==> flow/design.v <==
module alu(rs1,rs2,alu_control,funct3,funct7,zero,alu_out);
input [31:0] rs1;
input [31:0] rs2;
input [3:0] alu_control;
input [2:0] funct3;
input [6:0] funct7;
output reg zero;             
output reg[31:0] alu_out;
always @(*)begin
	alu_out=0;
	zero=0;
	case(alu_control)
		4'b0000:begin 
			case(funct3)
				0:begin
					if(funct7==7'b0000000)begin 
						alu_out=rs1+rs2;
					end
					else begin 
						alu_out=rs1-rs2;
					end
				end
				1:begin
					alu_out=rs1<<rs2[4:0];
				end
				2:begin
					alu_out=($signed(rs1) < $signed(rs2))?1:0;
				end
				3:begin
					alu_out=(rs1<rs2)?1:0;
				end
				4:begin
					alu_out=rs1^rs2;
				end
				5:begin
					if(funct7==7'b0000000)begin
						alu_out=rs1>>rs2[4:0];
					end
					else begin
						alu_out=$signed(rs1)>>>rs2[4:0];
					end
				end
				6:begin
					alu_out=rs1|rs2;
				end
				default:begin
					alu_out=rs1&rs2;
				end
			endcase
		end
		4'b0001:begin 
			alu_out=rs1+rs2;
		end
		4'b0010:begin 
			case(funct3)
				0:begin
					alu_out=rs1+rs2;
				end
				1:begin
					alu_out=rs1<<rs2[4:0];
				end
				2:begin
					alu_out=($signed(rs1)<$signed(rs2))?1:0;
				end
				3:begin
					alu_out=(rs1<rs2)?1:0;
				end
				4:begin
					alu_out=rs1^rs2;
				end
				5:begin
					if(rs2[11:5]==7'b0000000)begin
						alu_out=rs1>>rs2[4:0];
					end
					else begin
						alu_out=$signed(rs1)>>>rs2[4:0];
					end
				end
				6:begin
					alu_out=rs1|rs2;
				end
				default:begin
					alu_out=rs1&rs2;
				end
			endcase
		end
		4'b0011:begin 
			alu_out=rs1+rs2;
		end
		4'b0100:begin 
			case(funct3)
				0:zero=(rs1==rs2);
				1:zero=(rs1!=rs2);
				4:zero=($signed(rs1)<$signed(rs2));
				5:zero=($signed(rs1)>=$signed(rs2));
				6:zero=(rs1<rs2);
				7:zero=(rs1>=rs2);
				default:zero=0;
			endcase
		end
		4'b0101:begin 
			alu_out=rs2;
		end
		4'b0110:begin 
			alu_out=rs1+rs2;
		end
		default:begin
			alu_out=0;
			zero=0;
		end
	endcase
end
endmodule
module decoder(instr_out,control_signal);
input [31:0] instr_out;
output reg [13:0] control_signal;
always @(*) begin
case (instr_out[6:0])
	7'b0110011:begin 
		control_signal=14'b0000_1100_00_0001;
		end
	7'b0000011:begin 
		control_signal=14'b0001_1110_00_1000;
		end
	7'b0010011:begin 
		control_signal=14'b0010_1100_00_1001;
		end
	7'b0100011:begin 
		control_signal=14'b0011_0101_00_1000;
		end
	7'b1100011:begin 
		control_signal=14'b0100_0100_11_0000;
		end
	7'b0110111:begin 
		control_signal=14'b0101_1111_00_1111;
		end
	7'b1100111:begin 
		control_signal=14'b0110_1011_10_1011;
		end
	7'b0010111:begin 
		control_signal=14'b0111_1100_00_0111;
		end
	7'b1101111:begin 
		control_signal=14'b1000_1000_01_0011;
		end
	default:
		control_signal=14'b0000_0000_00_0000;
endcase
end
endmodule
module immgen(instr,imm);
input [31:0] instr;
output reg [31:0]imm;
always@(*)begin
	case(instr[6:0])
		7'b0000011,7'b0010011,7'b1100111:begin           
			if(instr[31]==1)begin 
				imm={{20{1'b1}},instr[31:20]};
			end
			else begin
				imm={{20{1'b0}},instr[31:20]};
			end
		end
		7'b0100011:begin 
			if(instr[31]==1)begin
				imm = {{20{1'b1}} , instr[31:25] , instr[11:7]};
			end
			else begin
				imm = {{20{1'b0}} , instr[31:25] , instr[11:7]};
			end
		end
		7'b1100011:begin  
			if(instr[31]==1)begin
				imm = {{19{1'b1}} , instr[31] , instr[7] , instr[30:25] , instr[11:8],1'b0};
			end
			else begin
				imm = {{19{1'b0}} , instr[31] , instr[7] , instr[30:25] , instr[11:8],1'b0};
			end
		end
		7'b0010111,7'b0110111:begin 
			imm={instr[31:12],{12{1'b0}}};
		end
		7'b1101111:begin 
			if(instr[31]==1)begin
				imm = {{11{1'b1}} , instr[31] , instr[19:12] , instr[20] , instr[30:21] , 1'b0};
			end
			else begin
				imm = {{11{1'b0}} , instr[31] , instr[19:12] , instr[20] , instr[30:21] , 1'b0};
			end
		end
		default:begin
			imm=0;
		end
	endcase
end
endmodule
module regfile(clk,rs1_addr,rs2_addr,rd_addr,reg_wrt,rd_data,rs1_data,rs2_data);
input clk;
input [4:0] rs1_addr;
input [4:0] rs2_addr;
input [4:0] rd_addr;
input reg_wrt;
input [31:0] rd_data;
output reg[31:0] rs1_data;
output reg[31:0] rs2_data;
reg [31:0] r [1:31];
always@(posedge clk) begin
	rs1_data <= (rs1_addr == 5'd0) ? 32'd0 : r[rs1_addr];
	rs2_data <= (rs2_addr == 5'd0) ? 32'd0 : r[rs2_addr];
	if(reg_wrt && rd_addr != 5'd0)
		r[rd_addr] <= rd_data;
end
endmodule
module CPU(
    input             clk,
    input             rst,
    input      [31:0] data_out,
    input      [31:0] instr_out,
    output reg        instr_read,
    output reg        data_read,
    output reg [31:0] instr_addr,
    output reg [31:0] data_addr,
    output reg [3:0]  data_write,
    output reg [31:0] data_in
);
localparam S_IF  = 2'd0;
localparam S_ID  = 2'd1;
localparam S_EX  = 2'd2;
localparam S_MEM = 2'd3;
reg  [1:0]  state;
reg  [31:0] pc;
reg  [31:0] ir;
reg  [1:0]  ld_off;
wire [13:0] signal;
wire [31:0] rs1_data;
wire [31:0] rs2_data;
wire [31:0] imm;
wire [31:0] src2;
wire        zero;
wire [31:0] alu_out;
wire [31:0] pc_plus_imm;
wire [31:0] pc_plus4;
reg  [31:0] rd_data;
reg         reg_wrt;
reg  [31:0] next_pc;
reg  [31:0] ld_data;
wire [6:0] opcode = ir[6:0];
wire [2:0] funct3 = ir[14:12];
wire is_load   = (opcode == 7'b0000011);
wire is_store  = (opcode == 7'b0100011);
wire is_branch = (opcode == 7'b1100011);
wire is_jal    = (opcode == 7'b1101111);
wire is_jalr   = (opcode == 7'b1100111);
wire is_auipc  = (opcode == 7'b0010111);
decoder decoder(
.instr_out(ir),
.control_signal(signal)
);
regfile regfile(
.clk(clk),
.rs1_addr(instr_out[19:15]),
.rs2_addr(instr_out[24:20]),
.rd_addr(ir[11:7]),
.reg_wrt(reg_wrt),
.rd_data(rd_data),
.rs1_data(rs1_data),
.rs2_data(rs2_data)
);
immgen immgen(
.instr(ir),
.imm(imm)
);
assign pc_plus4    = pc + 32'd4;
assign pc_plus_imm = pc + imm;
assign src2 = signal[3] ? imm : rs2_data;
alu alu(
.rs1(rs1_data),
.rs2(src2),
.alu_control(signal[13:10]),
.funct3(funct3),
.funct7(ir[31:25]),
.zero(zero),
.alu_out(alu_out)
);
always @(*) begin
	case (funct3)
		3'b000: begin
			case (ld_off)
				2'd0: ld_data = {{24{data_out[7]}},  data_out[7:0]};
				2'd1: ld_data = {{24{data_out[15]}}, data_out[15:8]};
				2'd2: ld_data = {{24{data_out[23]}}, data_out[23:16]};
				default: ld_data = {{24{data_out[31]}}, data_out[31:24]};
			endcase
		end
		3'b001: ld_data = ld_off[1] ? {{16{data_out[31]}}, data_out[31:16]}
		                            : {{16{data_out[15]}}, data_out[15:0]};
		3'b100: begin
			case (ld_off)
				2'd0: ld_data = {24'd0, data_out[7:0]};
				2'd1: ld_data = {24'd0, data_out[15:8]};
				2'd2: ld_data = {24'd0, data_out[23:16]};
				default: ld_data = {24'd0, data_out[31:24]};
			endcase
		end
		3'b101: ld_data = ld_off[1] ? {16'd0, data_out[31:16]} : {16'd0, data_out[15:0]};
		default: ld_data = data_out;
	endcase
end
always @(*) begin
	if ((is_branch && zero) || is_jal)
		next_pc = pc_plus_imm;
	else if (is_jalr)
		next_pc = {alu_out[31:1], 1'b0};
	else
		next_pc = pc_plus4;
end
always @(*) begin
	reg_wrt = 1'b0;
	rd_data = alu_out;
	if (state == S_MEM) begin
		reg_wrt = 1'b1;
		rd_data = ld_data;
	end else if (state == S_EX && !is_load) begin
		reg_wrt = signal[9];
		if (is_jal || is_jalr)
			rd_data = pc_plus4;
		else if (is_auipc)
			rd_data = pc_plus_imm;
	end
end
always @(*) begin
	instr_read = (state == S_IF);
	instr_addr = pc;
	data_addr  = alu_out;
	data_read  = (state == S_EX) && is_load;
	data_write = 4'b0000;
	data_in    = rs2_data;
	if (state == S_EX && is_store) begin
		case (funct3)
			3'b000: begin
				data_write = 4'b0001 << alu_out[1:0];
				data_in    = {4{rs2_data[7:0]}};
			end
			3'b001: begin
				data_write = alu_out[1] ? 4'b1100 : 4'b0011;
				data_in    = {2{rs2_data[15:0]}};
			end
			default: data_write = 4'b1111;
		endcase
	end
end
always @(posedge clk) begin
	if (rst) begin
		state <= S_IF;
		pc    <= 32'd0;
	end else begin
		case (state)
			S_IF: state <= S_ID;
			S_ID: begin
				ir    <= instr_out;
				state <= S_EX;
			end
			S_EX: begin
				ld_off <= alu_out[1:0];
				if (is_load) begin
					state <= S_MEM;
				end else begin
					pc    <= next_pc;
					state <= S_IF;
				end
			end
			default: begin
				pc    <= pc_plus4;
				state <= S_IF;
			end
		endcase
	end
end
endmodule
Hand-over note for CPU

* From RTL to reports: CPU *
Tool output for the design above before and after an edit, in the order of the flow.
"before" refers to lines of the RTL above, "after" to lines of the edited file.
"change": "after" minus "before" as printed here. "rel. change": 100 x difference / "before".
Library cell names are shortened.
A cell with n/a has no value.

set-up
  top module = CPU
  clock port = clk
  standard-cell library = sky130hd
  library corner = tt_025C_1v80

* The edit *
Unified diff, file above to edited file.
The edited RTL no longer does the same as the RTL above: the edit was made by script, with no optimisation intended.

begin of diff
@@ -244,5 +244,5 @@
 reg         reg_wrt;
 reg  [31:0] next_pc;
-reg  [31:0] ld_data;
+reg  [23:0] ld_data;
 wire [6:0] opcode = ir[6:0];
 wire [2:0] funct3 = ir[14:12];
end of diff

* Elaborated design *
Source: Yosys, flattened and elaborated, memories not mapped. Widths are those after wreduce. Print and check cells do not count.
Memory sizes are those after Yosys's memory passes, which may raise the word count (mostly to a power of two), join words into wider ones and drop unused or constant bits.

bit counts
  element                          before  after  change  rel. change (%)
  bits in registers                68      68     0       0.00
  bits in latches                  0       0      0       n/a
  RAM bits                         992     992    0       0.00
  memory bits (read-only)          0       0      0       n/a
  word width x clocked read ports  64      64     0       0.00
  memory cells                     1       1      0       0.00
  output and inout port bits       102     102    0       0.00
  cells after elaboration          118     118    0       0.00

operators by class
  element                     before  after  change  rel. change (%)
  add/subtract/negate cells   4       4      0       0.00
  $mul                        0       0      0       n/a
  div/mod/pow operators       0       0      0       n/a
  order comparisons           4       4      0       0.00
  eq/ne operators             30      30     0       0.00
  shift operators             4       4      0       0.00
  multiplexer cells           42      42     0       0.00
  bitwise gates (word level)  5       5      0       0.00
  reduce/logical cells        24      24     0       0.00

memories
  element                                  before                      after
  words x width with read and write ports  regfile.r 31 x 32 bit 2R1W  regfile.r 31 x 32 bit 2R1W

operators by type and width
  operator                                                          before  after  change  rel. change (%)
  32-bit two-way mux                                                18      17     -1      -5.56
  32-bit case mux with 4-bit select                                 2       1      -1      -50.00
  32-bit case mux with 3-bit select                                 1       0      -1      -100.00
  24-bit two-way mux                                                0       1      +1      n/a
  24-bit case mux with 3-bit select                                 0       1      +1      n/a
  24-bit case mux with 4-bit select                                 0       1      +1      n/a
  1-bit two-way mux                                                 6       6      0       0.00
  1-bit logical AND                                                 5       5      0       0.00
  3-bit == test (second input constant)                             4       4      0       0.00
  2-bit == test (second input constant)                             3       3      0       0.00
  4-bit by 3-bit == test with 1-bit output (second input constant)  3       3      0       0.00
  7-bit by 6-bit == test with 1-bit output (second input constant)  3       3      0       0.00
  7-bit == test (second input constant)                             3       3      0       0.00
  2-bit AND reduction                                               3       3      0       0.00
  32-bit adder                                                      2       2      0       0.00
  2-bit by 1-bit == test with 1-bit output (second input constant)  2       2      0       0.00
  3-bit by 2-bit == test with 1-bit output (second input constant)  2       2      0       0.00
  4-bit by 2-bit == test with 1-bit output (second input constant)  2       2      0       0.00
  7-bit by 5-bit == test with 1-bit output (second input constant)  2       2      0       0.00
  32-bit greater-or-equal comparator                                2       2      0       0.00
  2-bit logical NOT                                                 2       2      0       0.00
  5-bit logical NOT                                                 2       2      0       0.00
  7-bit logical NOT                                                 2       2      0       0.00
  1-bit logical OR                                                  2       2      0       0.00
  32-bit less-than comparator                                       2       2      0       0.00
  4-bit two-way mux                                                 2       2      0       0.00
  1-bit inverter                                                    2       2      0       0.00
  32-bit case mux with 2-bit select                                 2       2      0       0.00

Not every row of either side is listed.

* Logic depth *
Longest topological path by Yosys (ltp), each cell counted once; first at word level (registers and memories cut), then after technology mapping (sequential cells cut; the memories' decode and read muxes count).

logic depth
  element                        before  after  change  rel. change (%)
  depth in word-level cells      13      13     0       0.00
  ABC_AREA                       0       0      n/a     n/a
  gate-level depth with buffers  28      28     0       0.00
  mapped depth without buffers   21      20     -1      -4.76

* Synthesis result *
Yosys stat after the flow's synthesis: flattened, memories mapped to cells. It holds for the ABC_AREA given above (unset counts as 0); a run with the other value may have another netlist.

mapped netlist
  element                            before   after    change  rel. change (%)
  cells in the netlist               5421     5339     -82     -1.51
  cell area after synthesis (um2)    67243.2  66912.9  -330.3  -0.49
  sequential part of the area (um2)  32811.5  32811.5  0.0     0.00
  flip-flops                         1126     1126     0       0.00
  buffers                            420      428      +8      +1.90

cells by type
  cell type  before  after  change  rel. change (%)
  o21ai_0    328     277    -51     -15.55
  nand2_1    349     299    -50     -14.33
  a21oi_1    347     378    +31     +8.93
  nand3_1    217     198    -19     -8.76
  inv_1      142     123    -19     -13.38
  o211ai_1   108     92     -16     -14.81
  a21o_1     49      64     +15     +30.61
  nor2_1     353     367    +14     +3.97
  nand4_1    17      30     +13     +76.47
  nor4_1     25      37     +12     +48.00
  buf_1      92      103    +11     +11.96
  o221ai_1   52      41     -11     -21.15
  buf_2      34      45     +11     +32.35
  clkbuf_1   272     262    -10     -3.68
  xnor2_1    72      62     -10     -13.89
  a22o_1     16      6      -10     -62.50
  a311oi_1   7       17     +10     +142.86
  mux2i_1    189     180    -9      -4.76

Not every row of either side is listed.
The figures by module come from a second, unflattened synthesis with its own total; it is not the netlist above.

unflattened totals
  element                             before   after    change  rel. change (%)
  cells (unflattened synthesis)       5072     5217     +145    +2.86
  area (unflattened synthesis) (um2)  66610.1  66841.6  +231.5  +0.35

Each row is one instance without its submodules.

by module, before
  module   times used  cells  area (um2)  seq. area (um2)
  regfile  1           2406   47396.7     31069.8
  alu      1           1556   10700.3     0.0
  CPU      1           987    7669.9      1741.7
  immgen   1           79     546.8       0.0
  decoder  1           44     296.5       0.0

by module, after
  module   times used  cells  area (um2)  seq. area (um2)
  regfile  1           2540   47600.7     31069.8
  alu      1           1556   10700.3     0.0
  CPU      1           998    7697.4      1741.7
  immgen   1           79     546.8       0.0
  decoder  1           44     296.5       0.0

* Worst setup path after synthesis *
Source: OpenSTA report_checks on the synthesized netlist (no wires, ideal clock, input and output delay 20% of the period each), path of least setup slack; recovery checks are left aside. Register names are those of the netlist, which keeps one name where synthesis merged equal registers.

timing path after synthesis
  element                            before                    after                      change  rel. change (%)
  kind                               reg-to-reg                reg-to-output              n/a     n/a
  from                               register ir[5]            register ir[6]             n/a     n/a
  to                                 memory regfile.r[10][21]  output port data_write[0]  n/a     n/a
  clock period (ns)                  15.0                      15.0                       0.0     0.00
  output delay (ns)                  n/a                       3.000                      n/a     n/a
  library setup time (ns)            0.738                     n/a                        n/a     n/a
  launch time at the first pin (ns)  0.000                     0.000                      0.000   n/a
  arrival time (ns)                  7.990                     5.230                      -2.760  -34.54
  data required time (ns)            14.262                    12.000                     -2.262  -15.86
  path slack (ns)                    6.272                     6.770                      +0.498  n/a
  path delay (ns)                    8.728                     5.230                      -3.498  -40.08
  stages on the path                 24                        23                         -1      -4.17
  buffers on the path                7                         6                          -1      -14.29
  synthesis period reached (ns)      8.728                     8.23                       -0.498  -5.71

"path delay" = arrival - input delay + setup time.
At an output port there is no setup time.
"stages on the path" counts driving pins, that of a launching flip-flop among them; a cell with two outputs on the path counts twice.
"synthesis period reached" is the clock period less the worst setup slack; recovery checks do not enter. This is arithmetic on one report: input and output delays are still those of the set period (20% each).
The rows between start and end are the longest chain of elaborated cells between them; the timing report does not say that the signal goes this way. Where chains are equally long, one stands for them.
Each line given opens the expression or statement behind the cell; cells for indexed reads and writes are added by Yosys, which also makes memories of some case tables.

between the ends, after synthesis, before
  path through = edfxtp_1 > buf_2 > buf_6 > or3b_1 > a21oi_2 > o211ai_1 > and2_1 > buf_6 > inv_2 > clkbuf_1 > buf_1 > clkbuf_1 > ha_1 > clkbuf_1 > a2111o_1 > o21bai_1 > a31oi_1 > o21ai_0 > a31o_2 > xnor2_1 > a221oi_1 > o311ai_1 > a211oi_1 > a2111oi_0

ends and longest elaborated chain, after synthesis, before
  element        RTL line  text
  from (decl)    232       reg  [31:0] ir;
  from (assign)  360       ir <= instr_out;
  to (decl)      206       reg [31:0] r [1:31];

before: No chain of elaborated cells between the ends is given.

between the ends, after synthesis, after
  path through = edfxtp_1 > buf_2 > xor2_1 > a31o_2 > buf_4 > nand2_1 > clkbuf_1 > buf_1 > clkbuf_1 > clkbuf_1 > nand2_1 > o21ai_0 > inv_1 > ha_1 > or3_1 > o41ai_1 > or2_2 > a21bo_2 > xnor2_1 > nor2_1 > nor3_1 > o22ai_1 > a21boi_0
  cells in the longest elaborated chain = 11
  elaborated cells on any way between the ends = 45
  classes of those cells = add/sub: 2; compare: 2; eq/ne: 14; shift: 4; mux: 14; logic: 3; reduce/logical: 6

ends and longest elaborated chain, after synthesis, after
  element                                      RTL line  text
  from (decl)                                  232       reg  [31:0] ir;
  from (assign)                                360       ir <= instr_out;
  7-bit by 5-bit == test with 1-bit output     155       case(instr[6:0])
  2-bit OR reduction                           155
  32-bit case mux with 5-bit select            155
  32-bit two-way mux                           275       assign src2 = signal[3] ? imm : rs2_data;
  32-bit less-than comparator                  66        alu_out=(rs1<rs2)?1:0;
  1-bit two-way mux                            66
  32-bit case mux with 7-bit select            55        case(funct3)
  32-bit case mux with 4-bit select            12        case(alu_control)
  1-bit by 2-bit left shift with 4-bit output  341       data_write = 4'b0001 << alu_out[1:0];
  4-bit case mux with 2-bit select             339       case (funct3)
  4-bit two-way mux                            338       if (state == S_EX && is_store) begin
  to (decl)                                    223       output reg [3:0]  data_write,

* Timing after layout *
From the final timing report of each run of pair 1: the path of least setup slack in the routed layout; clock arrival at registers is part of the times.

timing path post-layout
  element                            before                     after                      change  rel. change (%)
  kind                               reg-to-output              reg-to-output              n/a     n/a
  from                               register ir[2]             register ir[2]             n/a     n/a
  to                                 output port data_addr[23]  output port data_addr[16]  n/a     n/a
  clock period (ns)                  15.0                       15.0                       0.0     0.00
  output delay (ns)                  3.00                       3.00                       0.00    0.00
  launch time at the first pin (ns)  0.70                       0.75                       +0.05   +7.14
  arrival time (ns)                  8.33                       8.62                       +0.29   +3.48
  data required time (ns)            12.00                      12.00                      0.00    0.00
  path slack (ns)                    3.67                       3.38                       -0.29   n/a
  stages on the path                 22                         20                         -2      -9.09
  buffers on the path                4                          3                          -1      -25.00

The rows between start and end are the longest chain of elaborated cells between them; the timing report does not say that the signal goes this way. Where chains are equally long, one stands for them.

between the ends, post-layout, before
  path through = edfxtp_1 > nand4bb_1 > o22ai_2 > a2111oi_2 > or2_2 > buf_4 > inv_2 > buf_4 > ha_1 > a2111o_1 > o21bai_1 > a31oi_1 > o21ai_0 > buf_4 > a31o_2 > a31oi_1 > xnor2_1 > nand2_1 > o211ai_1 > a221oi_1 > nand2_1 > clkdlybuf4s50_1
  cells in the longest elaborated chain = 8
  elaborated cells on any way between the ends = 36
  classes of those cells = add/sub: 2; eq/ne: 14; shift: 3; mux: 9; logic: 3; reduce/logical: 5

ends and longest elaborated chain, post-layout, before
  element                                   RTL line  text
  from (decl)                               232       reg  [31:0] ir;
  from (assign)                             360       ir <= instr_out;
  7-bit by 5-bit == test with 1-bit output  155       case(instr[6:0])
  2-bit OR reduction                        155
  32-bit case mux with 5-bit select         155
  32-bit two-way mux                        275       assign src2 = signal[3] ? imm : rs2_data;
  32-bit subtractor                         20        alu_out=rs1-rs2;
  32-bit two-way mux                        16        if(funct7==7'b0000000)begin
  32-bit case mux with 7-bit select         14        case(funct3)
  32-bit case mux with 4-bit select         12        case(alu_control)
  to (decl)                                 222       output reg [31:0] data_addr,

between the ends, post-layout, after
  path through = edfxtp_1 > nand4bb_2 > o22ai_4 > a2111oi_4 > or2_2 > buf_4 > inv_2 > buf_4 > fa_1 > a21o_1 > a21o_1 > a21oi_1 > o21ai_0 > a31oi_1 > xnor2_1 > a222oi_1 > nand2_1 > a211oi_1 > inv_1 > clkdlybuf4s50_1
  cells in the longest elaborated chain = 8
  elaborated cells on any way between the ends = 36
  classes of those cells = add/sub: 2; eq/ne: 14; shift: 3; mux: 9; logic: 3; reduce/logical: 5

ends and longest elaborated chain, post-layout, after
  element                                   RTL line  text
  from (decl)                               232       reg  [31:0] ir;
  from (assign)                             360       ir <= instr_out;
  7-bit by 5-bit == test with 1-bit output  155       case(instr[6:0])
  2-bit OR reduction                        155
  32-bit case mux with 5-bit select         155
  32-bit two-way mux                        275       assign src2 = signal[3] ? imm : rs2_data;
  32-bit subtractor                         20        alu_out=rs1-rs2;
  32-bit two-way mux                        16        if(funct7==7'b0000000)begin
  32-bit case mux with 7-bit select         14        case(funct3)
  32-bit case mux with 4-bit select         12        case(alu_control)
  to (decl)                                 222       output reg [31:0] data_addr,

* Measured runs *
Both versions went through the flow (Yosys, OpenROAD) with the same settings in each pair. Constraints: input delay and output delay 20% of the set period each, output load 0.01 pF.

flow settings, pair 1
  CORE_UTILIZATION = 45
  period_ns = 15.0
  CAP_MARGIN = 20
  CORE_MARGIN = 2
  SLEW_MARGIN = 20

final reports, pair 1
  element                                       before    after     change  rel. change (%)
  chip area in the Yosys report (um2)           67243.2   66912.9   -330.3  -0.49
  total die area (um2)                          152537.0  151796.0  -741.0  -0.49
  standard-cell area of the final layout (um2)  75637.5   75183.4   -454.1  -0.60
  utilization (%)                               51.1      50.9      -0.2    n/a
  smallest setup slack (ns)                     3.669     3.376     -0.293  n/a
  post-route setup TNS (ns)                     0.000     0.000     0.000   n/a
  period reached (ns)                           11.331    11.624    +0.293  +2.59

"period reached" = clock period - worst setup slack. The figure is calculated, with input and output delays left at 20% of the set period.

End of note.
